==> flow/design.v <==
`timescale 1ns / 1ps
module adder(
    input [31:0] in_a, in_b,
    output [31:0] out
    );
    assign out = in_a + in_b;
endmodule
`timescale 1ns / 1ps
module pc(pc_cur, pc_nxt, clk, rst, StallF);
    input clk, rst;
    input StallF; 
    input [31:0] pc_nxt;
    output reg [31:0] pc_cur;
    always @(posedge clk or negedge rst) begin
        if (!rst) pc_cur <= 0;
        else if (StallF==0) pc_cur <= pc_nxt;
    end
endmodule
`timescale 1ns / 1ps
module FET_DEC_Reg(instrF, instrD, pcF, pcD, pc_plus4F, pc_plus4D, StallD, FlushD, clk,rst);
    input clk, rst;
    input StallD, FlushD;  
    input [31:0] instrF, pcF, pc_plus4F;
    output reg [31:0] instrD, pcD, pc_plus4D;
    always @(posedge clk or negedge rst) begin
        if (!rst) begin
            instrD <= 0;
            pcD <= 0;
            pc_plus4D <= 0;
        end
        else if (FlushD) begin
            instrD <= 0;
            pcD <= 0;
            pc_plus4D <= 0;
        end
        else if (StallD==0) begin
            instrD <= instrF;
            pcD <= pcF;
            pc_plus4D <= pc_plus4F;
        end
    end
endmodule
`timescale 1ns / 1ps
module fetch_cycle(clk, rst, pcTargetE, pcSrcE, instrD, pcD, pc_plus4D, StallF, StallD,FlushD, imem_addr, imem_data);
    input clk,rst;
    input pcSrcE;  
    input StallF, StallD, FlushD;  
    input [31:0] pcTargetE;
    output [31:0] instrD, pcD, pc_plus4D;
    output [31:0] imem_addr;
    input  [31:0] imem_data;
    wire [31:0] pc_nxt, pc_cur, pc_plus4F;
    wire [31:0] instrF;
    assign pc_nxt = (pcSrcE== 1'b0)? pc_plus4F : pcTargetE;
    pc program_counter (
                        .pc_nxt(pc_nxt),
                        .pc_cur(pc_cur),
                        .clk(clk),
                        .rst(rst),
                        .StallF(StallF)
                        );
    assign imem_addr = pc_cur;
    assign instrF    = imem_data;
    adder pc_adder (
                    .in_a(pc_cur),
                    .in_b(32'h00000004),
                    .out(pc_plus4F)
                    );
    FET_DEC_Reg F_D_Reg (
                         .instrF(instrF),
                         .instrD(instrD),
                         .pcF(pc_cur),
                         .pcD(pcD),
                         .pc_plus4F(pc_plus4F),
                         .pc_plus4D(pc_plus4D),
                         .StallD(StallD),
                         .FlushD(FlushD),
                         .clk(clk),
                         .rst(rst)
                         );
endmodule
`timescale 1ns / 1ps
module main_decoder(opcode, funct3, Branch, Jump, ResultSrc, MemWrite, ALUSrc, ImmSrc, MemSize, RegWrite, ALUop);
    input [6:0] opcode;
    input [2:0] funct3;
    output Branch, Jump, MemWrite, ALUSrc, RegWrite;
    output [1:0] ResultSrc, ImmSrc, ALUop;
    output reg [1:0] MemSize;
    reg [10:0] controles;
    assign {RegWrite,ImmSrc,ALUSrc,MemWrite,ResultSrc,Branch,ALUop,Jump}=controles;
    always @(*) begin
        MemSize=2'b00;
        case(opcode)
        7'b0000011: begin  
            controles = 11'b1_00_1_0_01_0_00_0;
            case(funct3)
            0: MemSize= 2'b01;  
            1: MemSize= 2'b10;  
            default: MemSize= 2'b11;  
            endcase
        end
        7'b0100011: begin  
            controles = 11'b0_01_1_1_00_0_00_0;
            case(funct3)
            0: MemSize= 2'b01;  
            1: MemSize= 2'b10;  
            default: MemSize= 2'b11;  
            endcase
        end
        7'b0110011: controles = 11'b1_00_0_0_00_0_10_0;  
        7'b1100011: controles = 11'b0_10_0_0_00_1_01_0;  
        7'b0010011: controles = 11'b1_00_1_0_00_0_10_0;  
        7'b1101111: controles = 11'b1_11_0_0_10_0_00_1;  
        default:    controles = 0;      
        endcase
    end
endmodule
`timescale 1ns / 1ps
module alu_decoder(ALUop, funct3, funct7_5, op5, ALUCtrl);
    input [1:0] ALUop;
    input funct7_5, op5;
    input [2:0] funct3;
    output reg [3:0] ALUCtrl;
    localparam      add=0,
                    sub=1,
                    AND=2,
                    OR=3,
                    XOR=4,
                    slt=5,
                    sltu=6,
                    sll=7,
                    srl=8,
                    sra=9;
    always @(*) begin
        ALUCtrl=0;
        case(ALUop)
        0: ALUCtrl = add;  
        1: ALUCtrl = sub;  
        2: begin
                case(funct3)
                0: ALUCtrl = (funct7_5 & op5)? sub:add;
                1: ALUCtrl = sll;
                2: ALUCtrl = slt;
                3: ALUCtrl = sltu;
                4: ALUCtrl = XOR;
                5: ALUCtrl = funct7_5? sra:srl;
                6: ALUCtrl = OR;
                7: ALUCtrl = AND;
                endcase
           end 
        endcase
    end
endmodule
`timescale 1ns / 1ps
module control_unit(op,funct3,funct7,RegWrite,ImmSrc,ALUSrc,MemWrite,ResultSrc,Branch,ALUCtrl,Jump,MemSize);
    input [6:0] op;
    input [2:0] funct3;
    input funct7;
    output Branch, Jump, MemWrite, ALUSrc, RegWrite;
    output [1:0] ResultSrc, ImmSrc, MemSize;
    output [3:0] ALUCtrl;
    wire [1:0] ALUop;
    main_decoder MainDec (
                          .opcode(op), 
                          .funct3(funct3), 
                          .Branch(Branch),
                          .Jump(Jump), 
                          .ResultSrc(ResultSrc), 
                          .MemWrite(MemWrite), 
                          .ALUSrc(ALUSrc), 
                          .ImmSrc(ImmSrc), 
                          .MemSize(MemSize), 
                          .RegWrite(RegWrite), 
                          .ALUop(ALUop)
                          );
    alu_decoder ALUDec (
                        .ALUop(ALUop), 
                        .funct3(funct3), 
                        .funct7_5(funct7), 
                        .op5(op[5]), 
                        .ALUCtrl(ALUCtrl)
                        );
endmodule
`timescale 1ns / 1ps
module register_file(clk,A1,A2,A3,WD3,WE3,RD1,RD2);
    input clk,WE3;
    input [4:0] A1,A2,A3;
    input [31:0] WD3;
    output [31:0] RD1,RD2;
    reg [31:0] reg_file [0:31];
    always @(negedge clk) begin
        if(WE3 && A3 != 0) reg_file[A3] <= WD3;
    end
    assign RD1 = (A1 == 0) ? 32'd0 : reg_file [A1];
    assign RD2 = (A2 == 0) ? 32'd0 : reg_file [A2];
endmodule
`timescale 1ns / 1ps
module imm_extend(imm, immSrc, immExt);
    input [24:0] imm;
    input [1:0] immSrc;
    output reg [31:0] immExt;
    always @(*) begin
        case(immSrc)
        0: immExt= {{20{imm[24]}}, imm[24:13]};  
        1: immExt= {{20{imm[24]}}, imm[24:18], imm[4:0]};  
        2: immExt= {{20{imm[24]}}, imm[0], imm[23:18], imm[4:1], 1'b0};  
        3: immExt= {{12{imm[24]}}, imm[12:5], imm[13], imm[23:14], 1'b0};  
        default: immExt=0;
        endcase
    end
endmodule
`timescale 1ns / 1ps
module DEC_EXC_Reg(RegWriteD,RegWriteE,ResultSrcD,ResultSrcE,MemWriteD,MemWriteE,JumpD,JumpE,
                   BranchD,BranchE,ALUCtrlD,ALUCtrlE,ALUSrcD,ALUSrcE,MemSizeD,MemSizeE,PCD,PCE,
                   Rs1D,Rs1E,Rs2D,Rs2E,RdD,RdE,ExtImmD,ExtImmE,PCPlus4D,PCPlus4E,StallE,FlushE,clk,rst,
                   RD1D,RD1E,RD2D,RD2E);
    input RegWriteD,MemWriteD,JumpD,BranchD,ALUSrcD,StallE,FlushE;
    input clk,rst;
    input [1:0] ResultSrcD,MemSizeD;
    input [3:0] ALUCtrlD;
    input [31:0] RD1D,RD2D,PCD,ExtImmD,PCPlus4D;
    input [4:0] Rs1D,Rs2D,RdD;
    output reg [4:0] Rs1E,Rs2E,RdE;
    output reg [31:0] RD1E,RD2E,PCE,ExtImmE,PCPlus4E;
    output reg [3:0] ALUCtrlE;
    output reg [1:0] ResultSrcE,MemSizeE;
    output reg RegWriteE,MemWriteE,JumpE,BranchE,ALUSrcE;
    always @(posedge clk or negedge rst) begin
        if (!rst) begin
            RegWriteE <= 0;
            ResultSrcE <= 0;
            MemWriteE <= 0;
            JumpE <= 0;
            BranchE <= 0;
            ALUCtrlE <= 0;
            ALUSrcE <= 0;
            MemSizeE <= 0;
            RD1E <= 0;
            RD2E <= 0;
            PCE <= 0;
            Rs1E <= 0;
            Rs2E <= 0;
            RdE <= 0;
            ExtImmE <= 0;
            PCPlus4E <= 0;
        end
        else if (FlushE) begin
            RegWriteE <= 0;
            ResultSrcE <= 0;
            MemWriteE <= 0;
            JumpE <= 0;
            BranchE <= 0;
            ALUCtrlE <= 0;
            ALUSrcE <= 0;
            MemSizeE <= 0;
            RD1E <= 0;
            RD2E <= 0;
            PCE <= 0;
            Rs1E <= 0;
            Rs2E <= 0;
            RdE <= 0;
            ExtImmE <= 0;
            PCPlus4E <= 0;
        end
        else begin
            if (StallE == 0) begin
                RegWriteE <= RegWriteD;
                ResultSrcE <= ResultSrcD;
                MemWriteE <= MemWriteD;
                JumpE <= JumpD;
                BranchE <= BranchD;
                ALUCtrlE <= ALUCtrlD;
                ALUSrcE <= ALUSrcD;
                MemSizeE <= MemSizeD;
                RD1E <= RD1D;
                RD2E <= RD2D;
                PCE <= PCD;
                Rs1E <= Rs1D;
                Rs2E <= Rs2D;
                RdE <= RdD;
                ExtImmE <= ExtImmD;
                PCPlus4E <= PCPlus4D;
            end
        end
    end
endmodule
`timescale 1ns / 1ps
module decode_cycle(clk,rst,instrD,pcD,pc_plus4D,  
                    RegWriteW,RdW,ResultW,  
                    StallE,FlushE,  
                    RegWriteE,ResultSrcE,MemWriteE,JumpE,BranchE,ALUCtrlE,ALUSrcE,MemSizeE,  
                    RD1E,RD2E,pcE,Rs1E,Rs2E,RdE,ExtImmE,pc_plus4E);  
    input  clk,rst,RegWriteW,StallE,FlushE;
    input  [4:0] RdW;
    input  [31:0] instrD, pcD, pc_plus4D, ResultW;
    output [1:0] ResultSrcE, MemSizeE;
    output [3:0] ALUCtrlE;
    output [4:0] Rs1E,Rs2E,RdE;
    output [31:0] RD1E,RD2E,pcE,ExtImmE,pc_plus4E;
    output RegWriteE,MemWriteE,JumpE,BranchE,ALUSrcE;
    wire        RegWriteD,MemWriteD,JumpD,BranchD,ALUSrcD;
    wire [1:0]  ResultSrcD, ImmSrcD, MemSizeD;
    wire [3:0]  ALUCtrlD;
    wire [31:0] RD1D,RD2D,PCD,ImmExtD;
    wire [4:0]  Rs1D,Rs2D,RdD;
    assign PCD  = pcD;
    assign Rs1D = instrD[19:15];
    assign Rs2D = instrD[24:20];
    assign RdD = instrD[11:7];
    control_unit ControlUnit(
                             .op(instrD[6:0]),
                             .funct3(instrD[14:12]),
                             .funct7(instrD[30]),
                             .RegWrite(RegWriteD),
                             .ImmSrc(ImmSrcD),
                             .ALUSrc(ALUSrcD),
                             .MemWrite(MemWriteD),
                             .ResultSrc(ResultSrcD),
                             .Branch(BranchD),
                             .ALUCtrl(ALUCtrlD),
                             .Jump(JumpD),
                             .MemSize(MemSizeD)
                             );
    register_file RegFile (
                           .clk(clk),
                           .A1(instrD[19:15]),
                           .A2(instrD[24:20]),
                           .A3(RdW),
                           .WD3(ResultW),
                           .WE3(RegWriteW),
                           .RD1(RD1D),
                           .RD2(RD2D)
                           );
    imm_extend ImmExt (
                       .imm(instrD[31:7]), 
                       .immSrc(ImmSrcD), 
                       .immExt(ImmExtD)
                       );
    DEC_EXC_Reg D_E_Reg (
                         .RegWriteD(RegWriteD),
                         .RegWriteE(RegWriteE),
                         .ResultSrcD(ResultSrcD),
                         .ResultSrcE(ResultSrcE),
                         .MemWriteD(MemWriteD),
                         .MemWriteE(MemWriteE),
                         .JumpD(JumpD),
                         .JumpE(JumpE),
                         .BranchD(BranchD),
                         .BranchE(BranchE),
                         .ALUCtrlD(ALUCtrlD),
                         .ALUCtrlE(ALUCtrlE),
                         .ALUSrcD(ALUSrcD),
                         .ALUSrcE(ALUSrcE),
                         .MemSizeD(MemSizeD),
                         .MemSizeE(MemSizeE),
                         .PCD(pcD),
                         .PCE(pcE),
                         .Rs1D(instrD[19:15]),
                         .Rs1E(Rs1E),
                         .Rs2D(instrD[24:20]),
                         .Rs2E(Rs2E),
                         .RdD(instrD[11:7]),
                         .RdE(RdE),
                         .ExtImmD(ImmExtD),
                         .ExtImmE(ExtImmE),
                         .PCPlus4D(pc_plus4D),
                         .PCPlus4E(pc_plus4E),
                         .StallE(StallE),
                         .FlushE(FlushE),
                         .RD1D(RD1D),
                         .RD1E(RD1E),
                         .RD2D(RD2D),
                         .RD2E(RD2E),
                         .clk(clk),
                         .rst(rst)
                         );
endmodule
`timescale 1ns / 1ps
module hazard_unit(Rs1D,Rs2D,Rs1E,Rs2E,RdE,PCSrcE,ResultSrcE0,RdM,RegWriteM,RdW,RegWriteW,proc_ready,PENABLE,IsPerM,  
                   StallF,StallD,StallE,StallM,FlushD,FlushE,FlushW,ForwardAE,ForwardBE  
                   );
        input            PCSrcE,ResultSrcE0,RegWriteM,RegWriteW,proc_ready,PENABLE,IsPerM;
        input      [4:0] Rs1D,Rs2D,Rs1E,Rs2E,RdE,RdM,RdW;
        output reg       StallF,StallD,StallE,StallM,FlushD,FlushE,FlushW;
        output reg [1:0] ForwardAE,ForwardBE;
        reg lwStall,perStall;
        always @(*) begin
            if ((Rs1E==RdM) && RegWriteM && Rs1E!=0) ForwardAE = 2'b10;  
            else if ((Rs1E==RdW) && RegWriteW && Rs1E!=0) ForwardAE = 2'b01;  
            else ForwardAE = 2'b00;
            if ((Rs2E==RdM) && RegWriteM && Rs2E!=0) ForwardBE = 2'b10;  
            else if ((Rs2E==RdW) && RegWriteW && Rs2E!=0) ForwardBE = 2'b01;  
            else ForwardBE = 2'b00;
            lwStall = ResultSrcE0 & ((Rs1D==RdE) | (Rs2D==RdE));
            perStall = !proc_ready;
            perStall = IsPerM && (!PENABLE || !proc_ready);
            {FlushE,FlushD,StallD,StallF,StallE,StallM,FlushW} = {lwStall|PCSrcE,PCSrcE,lwStall|perStall,lwStall|perStall,perStall,perStall,perStall};
         end
endmodule
`timescale 1ns / 1ps
module ALU(SrcA, SrcB, ALUResult, Zero, ALUCtrl);
    input [31:0] SrcA, SrcB;
    input [3:0] ALUCtrl;
    output reg [31:0] ALUResult;
    output Zero;
    assign Zero = (!(SrcA-SrcB))? 1 : 0;
    always @(*) begin
        ALUResult = 0;
        case(ALUCtrl)
        0:       ALUResult = SrcA + SrcB;                      
        1:       ALUResult = SrcA - SrcB;                      
        2:       ALUResult = SrcA & SrcB;                      
        3:       ALUResult = SrcA | SrcB;                      
        4:       ALUResult = SrcA ^ SrcB;                      
        5:       ALUResult = ($signed(SrcA) < $signed(SrcB));  
        6:       ALUResult = SrcA < SrcB;                      
        7:       ALUResult = SrcA << SrcB[4:0];                
        8:       ALUResult = SrcA >> SrcB[4:0];                
        9:       ALUResult = $signed(SrcA) >>> SrcB[4:0];              
        endcase
    end
endmodule
`timescale 1ns / 1ps
module EXE_MEM_Reg(clk,rst,RegWriteE,ResultSrcE,MemWriteE,MemSizeE,ALUResultE,WriteDataE,RdE,PCPlus4E,IsPerE,   
                           RegWriteM,ResultSrcM,MemWriteM,MemSizeM,ALUResultM,WriteDataM,RdM,PCPlus4M,IsPerM,    
                           StallM);  
    input             clk,rst;
    input             StallM;
    input             RegWriteE,MemWriteE,IsPerE;
    input      [1:0]  ResultSrcE, MemSizeE;
    input      [4:0]  RdE;
    input      [31:0] ALUResultE,WriteDataE,PCPlus4E;
    output reg        RegWriteM,MemWriteM,IsPerM;
    output reg [1:0]  ResultSrcM, MemSizeM;
    output reg [4:0]  RdM;
    output reg [31:0] ALUResultM,WriteDataM,PCPlus4M;
    always @(posedge clk or negedge rst) begin
        if(!rst) begin
            RegWriteM <= 0;
            ResultSrcM <= 0;
            MemWriteM <= 0;
            MemSizeM <= 0;
            ALUResultM <= 0;
            WriteDataM <= 0;
            RdM <= 0;
            PCPlus4M <= 0;
            IsPerM <= 0;
        end
        else begin
            if (StallM==0) begin
                RegWriteM <= RegWriteE;
                ResultSrcM <= ResultSrcE;
                MemWriteM <= MemWriteE;
                MemSizeM <= MemSizeE;
                ALUResultM <= ALUResultE;
                WriteDataM <= WriteDataE;
                RdM <= RdE;
                PCPlus4M <= PCPlus4E;
                IsPerM <= IsPerE;
            end
        end
    end    
endmodule
`timescale 1ns / 1ps
module execute_cycle(clk,rst,RegWriteE,ResultSrcE,MemWriteE,JumpE,BranchE,ALUCtrlE,ALUSrcE,ExtImmE,MemSizeE,  
                     RD1E,RD2E,PCE,Rs1E,Rs2E,RdE,PCPlus4E,ResultW,  
                     StallM,ForwardAE,ForwardBE,  
                     RegWriteM,ResultSrcM,MemWriteM,MemSizeM,ALUResultM,WriteDataM,RdM,PCPlus4M,PCTargetE,PCSrcE,IsPerM,transEn  
                     );
    input         clk,rst;
    input         RegWriteE,MemWriteE,JumpE,BranchE,ALUSrcE,StallM;
    input  [1:0]  ForwardAE, ForwardBE;
    input  [1:0]  ResultSrcE,MemSizeE;
    input  [3:0]  ALUCtrlE;
    input  [4:0]  Rs1E,Rs2E,RdE;
    input  [31:0] RD1E,RD2E,PCE,ExtImmE,PCPlus4E,ResultW;
    output        RegWriteM,MemWriteM,PCSrcE;
    output [1:0]  ResultSrcM, MemSizeM;
    output [4:0]  RdM;
    output [31:0] ALUResultM,WriteDataM,PCPlus4M,PCTargetE;
    output        transEn, IsPerM;  
    wire        ZeroE;
    reg         IsPerE;
    reg  [31:0] SrcAE,SrcBE,SrcBE_WriteDataE;
    wire [31:0] WriteDataE,ALUResultE,ALUResultM_in;
    always @(*) begin
        SrcAE = 0;
        SrcBE = 0;
        SrcBE_WriteDataE = 0;
        IsPerE = 0;
        case (ForwardAE)
        0: SrcAE = RD1E;
        1: SrcAE = ResultW;
        2: SrcAE = ALUResultM_in;
        endcase
        case (ForwardBE)
        0: SrcBE_WriteDataE = RD2E;
        1: SrcBE_WriteDataE = ResultW;
        2: SrcBE_WriteDataE = ALUResultM_in;
        endcase
        case (ALUSrcE)
        0: SrcBE = SrcBE_WriteDataE;
        1: SrcBE = ExtImmE;
        endcase
        if ((ResultSrcE[0] || MemWriteE))
            if(ALUResultE > 511)
                IsPerE = 1;
    end 
    ALU ALU(
            .SrcA(SrcAE),
            .SrcB(SrcBE),
            .ALUResult(ALUResultE),
            .Zero(ZeroE),
            .ALUCtrl(ALUCtrlE)
            );
    adder PCTargetAdder (
                         .in_a(PCE),
                         .in_b(ExtImmE),
                         .out(PCTargetE)
                         );
    EXE_MEM_Reg E_M_Reg (
                         .clk(clk),
                         .rst(rst),
                         .RegWriteE(RegWriteE),
                         .ResultSrcE(ResultSrcE),
                         .MemWriteE(MemWriteE),
                         .MemSizeE(MemSizeE),
                         .ALUResultE(ALUResultE),
                         .WriteDataE(WriteDataE),
                         .RdE(RdE),
                         .PCPlus4E(PCPlus4E),
                         .RegWriteM(RegWriteM),
                         .ResultSrcM(ResultSrcM),
                         .MemWriteM(MemWriteM),
                         .MemSizeM(MemSizeM),
                         .ALUResultM(ALUResultM),
                         .WriteDataM(WriteDataM),
                         .RdM(RdM),
                         .PCPlus4M(PCPlus4M),
                         .IsPerM(IsPerM),
                         .IsPerE(IsPerE),
                         .StallM(StallM)
                         );
    assign WriteDataE = SrcBE_WriteDataE;
    assign PCSrcE = (ZeroE & BranchE) | JumpE;
    assign ALUResultM_in = ALUResultM;
    assign transEn = IsPerE;
endmodule
`timescale 1ns / 1ps
module MEM_WB_Reg(clk,rst,RegWriteM,ResultSrcM,ALUResultM,ReadDataM,RdM,PCPlus4M,  
                          RegWriteW,ResultSrcW,ALUResultW,ReadDataW,RdW,PCPlus4W,  
                          FlushW  
                  );
    input             clk,rst;
    input             FlushW;
    input             RegWriteM;
    input      [1:0]  ResultSrcM;
    input      [4:0]  RdM;
    input      [31:0] ALUResultM,ReadDataM,PCPlus4M;    
    output reg        RegWriteW;
    output reg [1:0]  ResultSrcW;
    output reg [4:0]  RdW;
    output reg [31:0] ALUResultW,ReadDataW,PCPlus4W;
    always @(posedge clk or negedge rst) begin
        if (!rst) begin
            RegWriteW <= 0;
            ResultSrcW <= 0;
            RdW <= 0;
            ALUResultW <= 0;
            ReadDataW <= 0;
            PCPlus4W <= 0;
        end
        else if (FlushW) begin
            RegWriteW <= 0;
            ResultSrcW <= 0;
            RdW <= 0;
            ALUResultW <= 0;
            ReadDataW <= 0;
            PCPlus4W <= 0;
        end
        else begin
            RegWriteW <= RegWriteM;
            ResultSrcW <=  ResultSrcM;
            RdW <= RdM;
            ALUResultW <= ALUResultM;
            ReadDataW <= ReadDataM;
            PCPlus4W <= PCPlus4M;
        end
    end
endmodule
`timescale 1ns / 1ps
module memory_cycle(RegWriteM,ResultSrcM,MemWriteM,MemSizeM,  
                    clk,rst,ALUResultM,WriteDataM,RdM,PCPlus4M,IsPerM,  
                    RegWriteW,ResultSrcW,ALUResultW,ReadDataW,RdW,PCPlus4W,  
                    FlushW,  
                    dmem_addr,dmem_wdata,dmem_we,dmem_size,dmem_rdata  
                    );
    input         clk,rst;
    input         FlushW;
    input         RegWriteM,MemWriteM,IsPerM;
    input  [1:0]  ResultSrcM,MemSizeM;
    input  [4:0]  RdM;
    input  [31:0] ALUResultM,WriteDataM,PCPlus4M;
    output        RegWriteW;
    output [1:0]  ResultSrcW;
    output [4:0]  RdW;
    output [31:0] ALUResultW,ReadDataW,PCPlus4W;
    output [31:0] dmem_addr, dmem_wdata;
    output        dmem_we;
    output [1:0]  dmem_size;
    input  [31:0] dmem_rdata;
    wire [31:0] ReadDataM, RD;
    assign dmem_addr  = ALUResultM;
    assign dmem_wdata = WriteDataM;
    assign dmem_we    = MemWriteM;
    assign dmem_size  = MemSizeM;
    assign RD = (MemSizeM==1)? {{24{dmem_rdata[7]}},dmem_rdata[7:0]}:
                (MemSizeM==2)? {{16{dmem_rdata[15]}},dmem_rdata[15:0]}:
                dmem_rdata;
    assign ReadDataM = RD;
    MEM_WB_Reg M_WB_Reg(
                        .clk(clk),
                        .rst(rst),
                        .RegWriteM(RegWriteM),
                        .ResultSrcM(ResultSrcM),
                        .ALUResultM(ALUResultM),
                        .ReadDataM(ReadDataM),
                        .RdM(RdM),
                        .PCPlus4M(PCPlus4M),
                        .RegWriteW(RegWriteW),
                        .ResultSrcW(ResultSrcW),
                        .ALUResultW(ALUResultW),
                        .ReadDataW(ReadDataW),
                        .RdW(RdW),
                        .PCPlus4W(PCPlus4W),
                        .FlushW(FlushW)
                       );
endmodule
`timescale 1ns / 1ps
module writeback_cycle(RegWriteW,ResultSrcW,  
                       ALUResultW,ReadDataW,RdW,PCPlus4W,  
                       ResultW  
                       );
    input             RegWriteW;
    input      [1:0]  ResultSrcW;
    input      [4:0]  RdW;
    input      [31:0] ALUResultW,ReadDataW,PCPlus4W;
    output reg [31:0] ResultW;
    always@(*) begin
        case(ResultSrcW)
        0: ResultW = ALUResultW;
        1: ResultW = ReadDataW;
        2: ResultW = PCPlus4W;
        3: ResultW = 0;
        endcase
    end
endmodule
`timescale 1ns / 1ps
module rv32i_core(clk,rst,imem_data,dmem_rdata,  
                  imem_addr,dmem_addr,dmem_wdata,dmem_we,dmem_size  
                  );
    input         clk,rst;
    input  [31:0] imem_data;
    input  [31:0] dmem_rdata;
    output [31:0] imem_addr;
    output [31:0] dmem_addr;
    output [31:0] dmem_wdata;
    output        dmem_we;
    output [1:0]  dmem_size;
    wire        StallF,StallD,StallE,StallM,FlushD,FlushE,FlushW;
    wire [1:0]  ForwardAE,ForwardBE;
    wire        PCSrcE;
    wire [31:0] instrD,PCD,PCPlus4D;
    wire        RegWriteE,MemWriteE,JumpE,BranchE,ALUSrcE;
    wire [1:0]  ResultSrcE, MemSizeE;
    wire [3:0]  ALUCtrlE;
    wire [4:0]  Rs1E,Rs2E,RdE;
    wire [31:0] RD1E,RD2E,PCE,ExtImmE,PCPlus4E;
    wire        RegWriteM,MemWriteM,IsPerM;
    wire [1:0]  ResultSrcM, MemSizeM;
    wire [4:0]  RdM;
    wire [31:0] ALUResultM,WriteDataM,PCPlus4M,PCTargetE;
    wire        RegWriteW;
    wire [1:0]  ResultSrcW;
    wire [4:0]  RdW;
    wire [31:0] ALUResultW,ReadDataW,PCPlus4W;
    wire [31:0] ResultW;
    hazard_unit Hazard_Unit (
                             .Rs1D(instrD[19:15]),
                             .Rs2D(instrD[24:20]),
                             .Rs1E(Rs1E),
                             .Rs2E(Rs2E),
                             .RdE(RdE),
                             .PCSrcE(PCSrcE),
                             .ResultSrcE0(ResultSrcE[0]),
                             .RdM(RdM),
                             .RegWriteM(RegWriteM),
                             .RdW(RdW),
                             .RegWriteW(RegWriteW),
                             .proc_ready(1'b1),
                             .PENABLE(1'b1),
                             .IsPerM(1'b0), 
                             .StallF(StallF),
                             .StallD(StallD),
                             .StallE(StallE),
                             .StallM(StallM),
                             .FlushD(FlushD),
                             .FlushE(FlushE),
                             .FlushW(FlushW),
                             .ForwardAE(ForwardAE),
                             .ForwardBE(ForwardBE)
                            );
    fetch_cycle Fetch (
                       .clk(clk),
                       .rst(rst),
                       .pcTargetE(PCTargetE),
                       .pcSrcE(PCSrcE),
                       .instrD(instrD),
                       .pcD(PCD),
                       .pc_plus4D(PCPlus4D),
                       .StallF(StallF),
                       .StallD(StallD),
                       .FlushD(FlushD),
                       .imem_addr(imem_addr),
                       .imem_data(imem_data)
                       );
       decode_cycle Decode (
                            .clk(clk),
                            .rst(rst),
                            .instrD(instrD),
                            .pcD(PCD),
                            .pc_plus4D(PCPlus4D), 
                            .RegWriteW(RegWriteW),
                            .RdW(RdW),
                            .ResultW(ResultW), 
                            .StallE(StallE),
                            .FlushE(FlushE), 
                            .RegWriteE(RegWriteE),
                            .ResultSrcE(ResultSrcE),
                            .MemWriteE(MemWriteE),
                            .JumpE(JumpE),
                            .BranchE(BranchE),
                            .ALUCtrlE(ALUCtrlE),
                            .ALUSrcE(ALUSrcE),
                            .MemSizeE(MemSizeE), 
                            .RD1E(RD1E),
                            .RD2E(RD2E),
                            .pcE(PCE),
                            .Rs1E(Rs1E),
                            .Rs2E(Rs2E),
                            .RdE(RdE),
                            .ExtImmE(ExtImmE),
                            .pc_plus4E(PCPlus4E)
                            ); 
       execute_cycle Execute (
                              .clk(clk),
                              .rst(rst),
                              .RegWriteE(RegWriteE),
                              .ResultSrcE(ResultSrcE),
                              .MemWriteE(MemWriteE),
                              .JumpE(JumpE),
                              .BranchE(BranchE),
                              .ALUCtrlE(ALUCtrlE),
                              .ALUSrcE(ALUSrcE),
                              .ExtImmE(ExtImmE),
                              .MemSizeE(MemSizeE),
                              .RD1E(RD1E),
                              .RD2E(RD2E),
                              .PCE(PCE),
                              .Rs1E(Rs1E),
                              .Rs2E(Rs2E),
                              .RdE(RdE),
                              .PCPlus4E(PCPlus4E),
                              .ResultW(ResultW), 
                              .StallM(StallM),
                              .ForwardAE(ForwardAE),
                              .ForwardBE(ForwardBE), 
                              .RegWriteM(RegWriteM),
                              .ResultSrcM(ResultSrcM),
                              .MemWriteM(MemWriteM),
                              .MemSizeM(MemSizeM),
                              .ALUResultM(ALUResultM),
                              .WriteDataM(WriteDataM),
                              .RdM(RdM),
                              .PCPlus4M(PCPlus4M),
                              .PCTargetE(PCTargetE),  
                              .PCSrcE(PCSrcE),  
                              .IsPerM(),
                              .transEn()
                             );
       memory_cycle Memory (
                            .RegWriteM(RegWriteM),
                            .ResultSrcM(ResultSrcM),
                            .MemWriteM(MemWriteM),
                            .MemSizeM(MemSizeM), 
                            .clk(clk),
                            .rst(rst),
                            .ALUResultM(ALUResultM),
                            .WriteDataM(WriteDataM),
                            .RdM(RdM),
                            .PCPlus4M(PCPlus4M),
                            .IsPerM(1'b0),
                            .FlushW(FlushW),
                            .RegWriteW(RegWriteW),  
                            .ResultSrcW(ResultSrcW),
                            .ALUResultW(ALUResultW),
                            .ReadDataW(ReadDataW),
                            .RdW(RdW),  
                            .PCPlus4W(PCPlus4W),
                            .dmem_addr(dmem_addr),
                            .dmem_wdata(dmem_wdata),
                            .dmem_we(dmem_we),
                            .dmem_size(dmem_size),
                            .dmem_rdata(dmem_rdata)
                           );
    writeback_cycle Write_Back (
                                .RegWriteW(RegWriteW),
                                .ResultSrcW(ResultSrcW), 
                                .ALUResultW(ALUResultW),
                                .ReadDataW(ReadDataW),
                                .RdW(RdW),
                                .PCPlus4W(PCPlus4W), 
                                .ResultW(ResultW)  
                           );
endmodule
From RTL to reports: rv32i_core
The steps from the RTL of rv32i_core to its reports follow in flow order.
Line numbers count from 1 in the design file above.
Operators carry their Yosys type and port widths (W data, S select, Z words).
Cell names lack the library's common part.
The mark n/a stands for no value.
Design
  design top: rv32i_core
  clock: clk
  cell library: sky130hd
  corner: tt_025C_1v80

Word level
Counts by Yosys on the flattened word-level netlist (proc, flatten, opt, wreduce; memories kept). Register bits leave out memories and registers merged into their read ports (data or address). Print and check cells are left out.
Yosys's memory passes give these memory sizes; they may raise the number of words (mostly to a power of two), join words into wider ones and drop unused or constant bits.
Cells by class
  equality and inequality tests: 43
  muxes and demuxes: 48
  magnitude comparators: 2
  $add $sub $neg: 4
  shift operators: 3
  reduce/logical cells: 22
  bitwise gates (word level): 10
Operators by type and width (number)
  $mux W32: 17
  $pmux W32 S10: 1
  $pmux W32 S4: 2
  $pmux W32 S3: 2
  $pmux W11 S6: 1
  $add A32 B32 Y32: 2
  $lt A32 B32 Y1: 2
  $pmux W32 S2: 1
  $add A32 B3 Y32 const B: 1
  $sub A32 B32 Y32: 1
  $and A32 B32 Y32: 1
  $or A32 B32 Y32: 1
  $xor A32 B32 Y32: 1
  $shl A32 B5 Y32: 1
  $shr A32 B5 Y32: 1
  $sshr A32 B5 Y32: 1
  $logic_not A32 Y1: 1
  $pmux W4 S8: 1
  $eq A5 B5 Y1: 6
  $mux W5: 4
  $eq A2 B2 Y1 const B: 8
  $eq A4 B3 Y1 const B: 4
  $reduce_bool A5 Y1: 3
  $eq A7 B6 Y1 const B: 2
  $eq A7 B7 Y1 const B: 2
  $eq A2 B1 Y1 const B: 6
  $eq A3 B3 Y1 const B: 4
  $mux W1: 11
Not listed: further kinds 21, cells in them 44.
Bit counts
  flip-flop bits (word level): 527
  memory bits (writable): 1024
  memory cells: 1
  output and inout bits: 99
Memories
  Decode.RegFile.reg_file: words 32, bits a word 32, rd ports 2, wr ports 1, line 190  | reg [31:0] reg_file [0:31];

Longest topological paths
Longest topological path by Yosys (ltp), each cell counted once; first at word level (registers and memories cut), then after technology mapping (sequential cells cut; the memories' decode and read muxes count).
Depth
  word-level depth: 15
  ABC_AREA: 0
  mapped depth: 26
  gate-level depth less buffers: 20

Mapped cells and area
Source: synth_stat.txt of the flow (Yosys; design flattened, memories mapped). It holds for the ABC_AREA given above (unset counts as 0); a run with the other value may have another netlist.
Cell types (number)
  edfxtp_1: 1024
  mux4_2: 645
  dfrtp_1: 516
  mux2i_1: 187
  nand2_1: 456
  ha_1: 129
  nor2_1: 318
  a21oi_1: 218
  o21ai_0: 214
  clkbuf_1: 256
  and3_1: 110
  a22oi_1: 83
  xnor2_1: 66
  inv_1: 124
  mux2_2: 39
  nor3_1: 87
  a211oi_1: 54
  o22ai_1: 56
Not listed: further types 87, cells in them 815.
Mapped netlist
  cell area after synthesis: 77594.4 um2
  mapped flip-flops: 1541
  buffer cells: 398
  cells in the netlist: 5397
By module: a second synthesis without flattening, with its own total; a netlist apart from the flattened one above.
Second synthesis, totals
  cells (unflattened synthesis): 6176
  area total of the unflattened synthesis: 84946.5 um2
Rows give one instance, submodules left out.
By module
  register_file: area 47005.1 um2, seq. area 30749.5 um2, times used 1, cells 2280
  ALU: area 8677.1 um2, seq. area 0.0 um2, times used 1, cells 1372
  DEC_EXC_Reg: area 7596.0 um2, seq. area 4704.5 um2, times used 1, cells 606
  EXE_MEM_Reg: area 4078.9 um2, seq. area 2702.6 um2, times used 1, cells 228
  FET_DEC_Reg: area 3910.0 um2, seq. area 2402.3 um2, times used 1, cells 310
  adder: area 1720.4 um2, seq. area 0.0 um2, times used 2, cells 232
  MEM_WB_Reg: area 3325.7 um2, seq. area 2602.5 um2, times used 1, cells 219
  execute_cycle: area 2013.2 um2, seq. area 0.0 um2, times used 1, cells 231
  pc: area 1345.0 um2, seq. area 800.8 um2, times used 1, cells 68
  memory_cycle: area 1158.6 um2, seq. area 0.0 um2, times used 1, cells 137
  writeback_cycle: area 787.0 um2, seq. area 0.0 um2, times used 1, cells 77
  fetch_cycle: area 551.8 um2, seq. area 0.0 um2, times used 1, cells 38
  hazard_unit: area 447.9 um2, seq. area 0.0 um2, times used 1, cells 60
  imm_extend: area 322.8 um2, seq. area 0.0 um2, times used 1, cells 39
Modules not listed: 5.

Memo
Re: implementation data of rv32i_core

Measured data: module rv32i_core, platform sky130hd, 3 stored runs of the flow under differing settings, order arbitrary. Input and output delays are each 20% of the period that was set; the output load is 0.01 pF.
"period reached" means the clock period less the worst setup slack. The figure is calculated, with input and output delays left at 20% of the set period.
"critical path time": the worst setup path's part of the clock period (all of it between registers, 20% less for each end at a port) less its slack. A launch clock that arrives late makes it longer, a capture clock that arrives late makes it shorter.
"power consumption": no workload was simulated; the value follows from the tool's default switching activity.

==> stored run 1: settings <==
{ "ABC_AREA": 0, "CORE_UTILIZATION": 67, "CTS_CLUSTER_SIZE": 79, "GPL_ROUTABILITY_DRIVEN": 1, "GPL_TIMING_DRIVEN": 1, "MAX_ROUTING_LAYER": "met4", "PLACE_DENSITY_LB_ADDON": 0.29, "SETUP_SLACK_MARGIN": 0.91, "period_ns": 12.5, "CAP_MARGIN": 20, "CORE_MARGIN": 2, "SLEW_MARGIN": 20 }
==> stored run 1: results <==
unfinished; error ODB-0269 in routing

==> stored run 2: settings <==
{ "CAP_MARGIN": 0, "CORE_MARGIN": 10, "CORE_UTILIZATION": 18, "GPL_TIMING_DRIVEN": 0, "MAX_ROUTING_LAYER": "met5", "MIN_ROUTING_LAYER": "met2", "PLACE_DENSITY_LB_ADDON": 0.06, "SETUP_SLACK_MARGIN": 1.31, "period_ns": 6.91, "SLEW_MARGIN": 20 }
==> stored run 2: results <==
power consumption: 0.035334 W
smallest hold slack: 0.307 ns
cell area after synthesis: 77594.4 um2
lowest setup slack: 0.005 ns
utilization after routing: 24.9 %
period reached: 6.905 ns
critical path time: 6.90 ns
critical path type: flip-flop to flip-flop
area of the standard cells in the finished layout: 107043.0 um2
area inside the die boundary: 457740.0 um2
post-route setup TNS: 0.000 ns

==> stored run 3: settings <==
{ "ABC_AREA": 1, "CAP_MARGIN": 10, "CELL_PAD_IN_SITES_GLOBAL_PLACEMENT": 2, "CORE_MARGIN": 10, "CTS_CLUSTER_DIAMETER": 207, "GPL_TIMING_DRIVEN": 0, "MAX_ROUTING_LAYER": "met4", "MIN_ROUTING_LAYER": "met2", "SLEW_MARGIN": 5, "TNS_END_PERCENT": 60, "period_ns": 8.5, "CORE_UTILIZATION": 40 }
==> stored run 3: results <==
unfinished; error GRT-0116 in routing
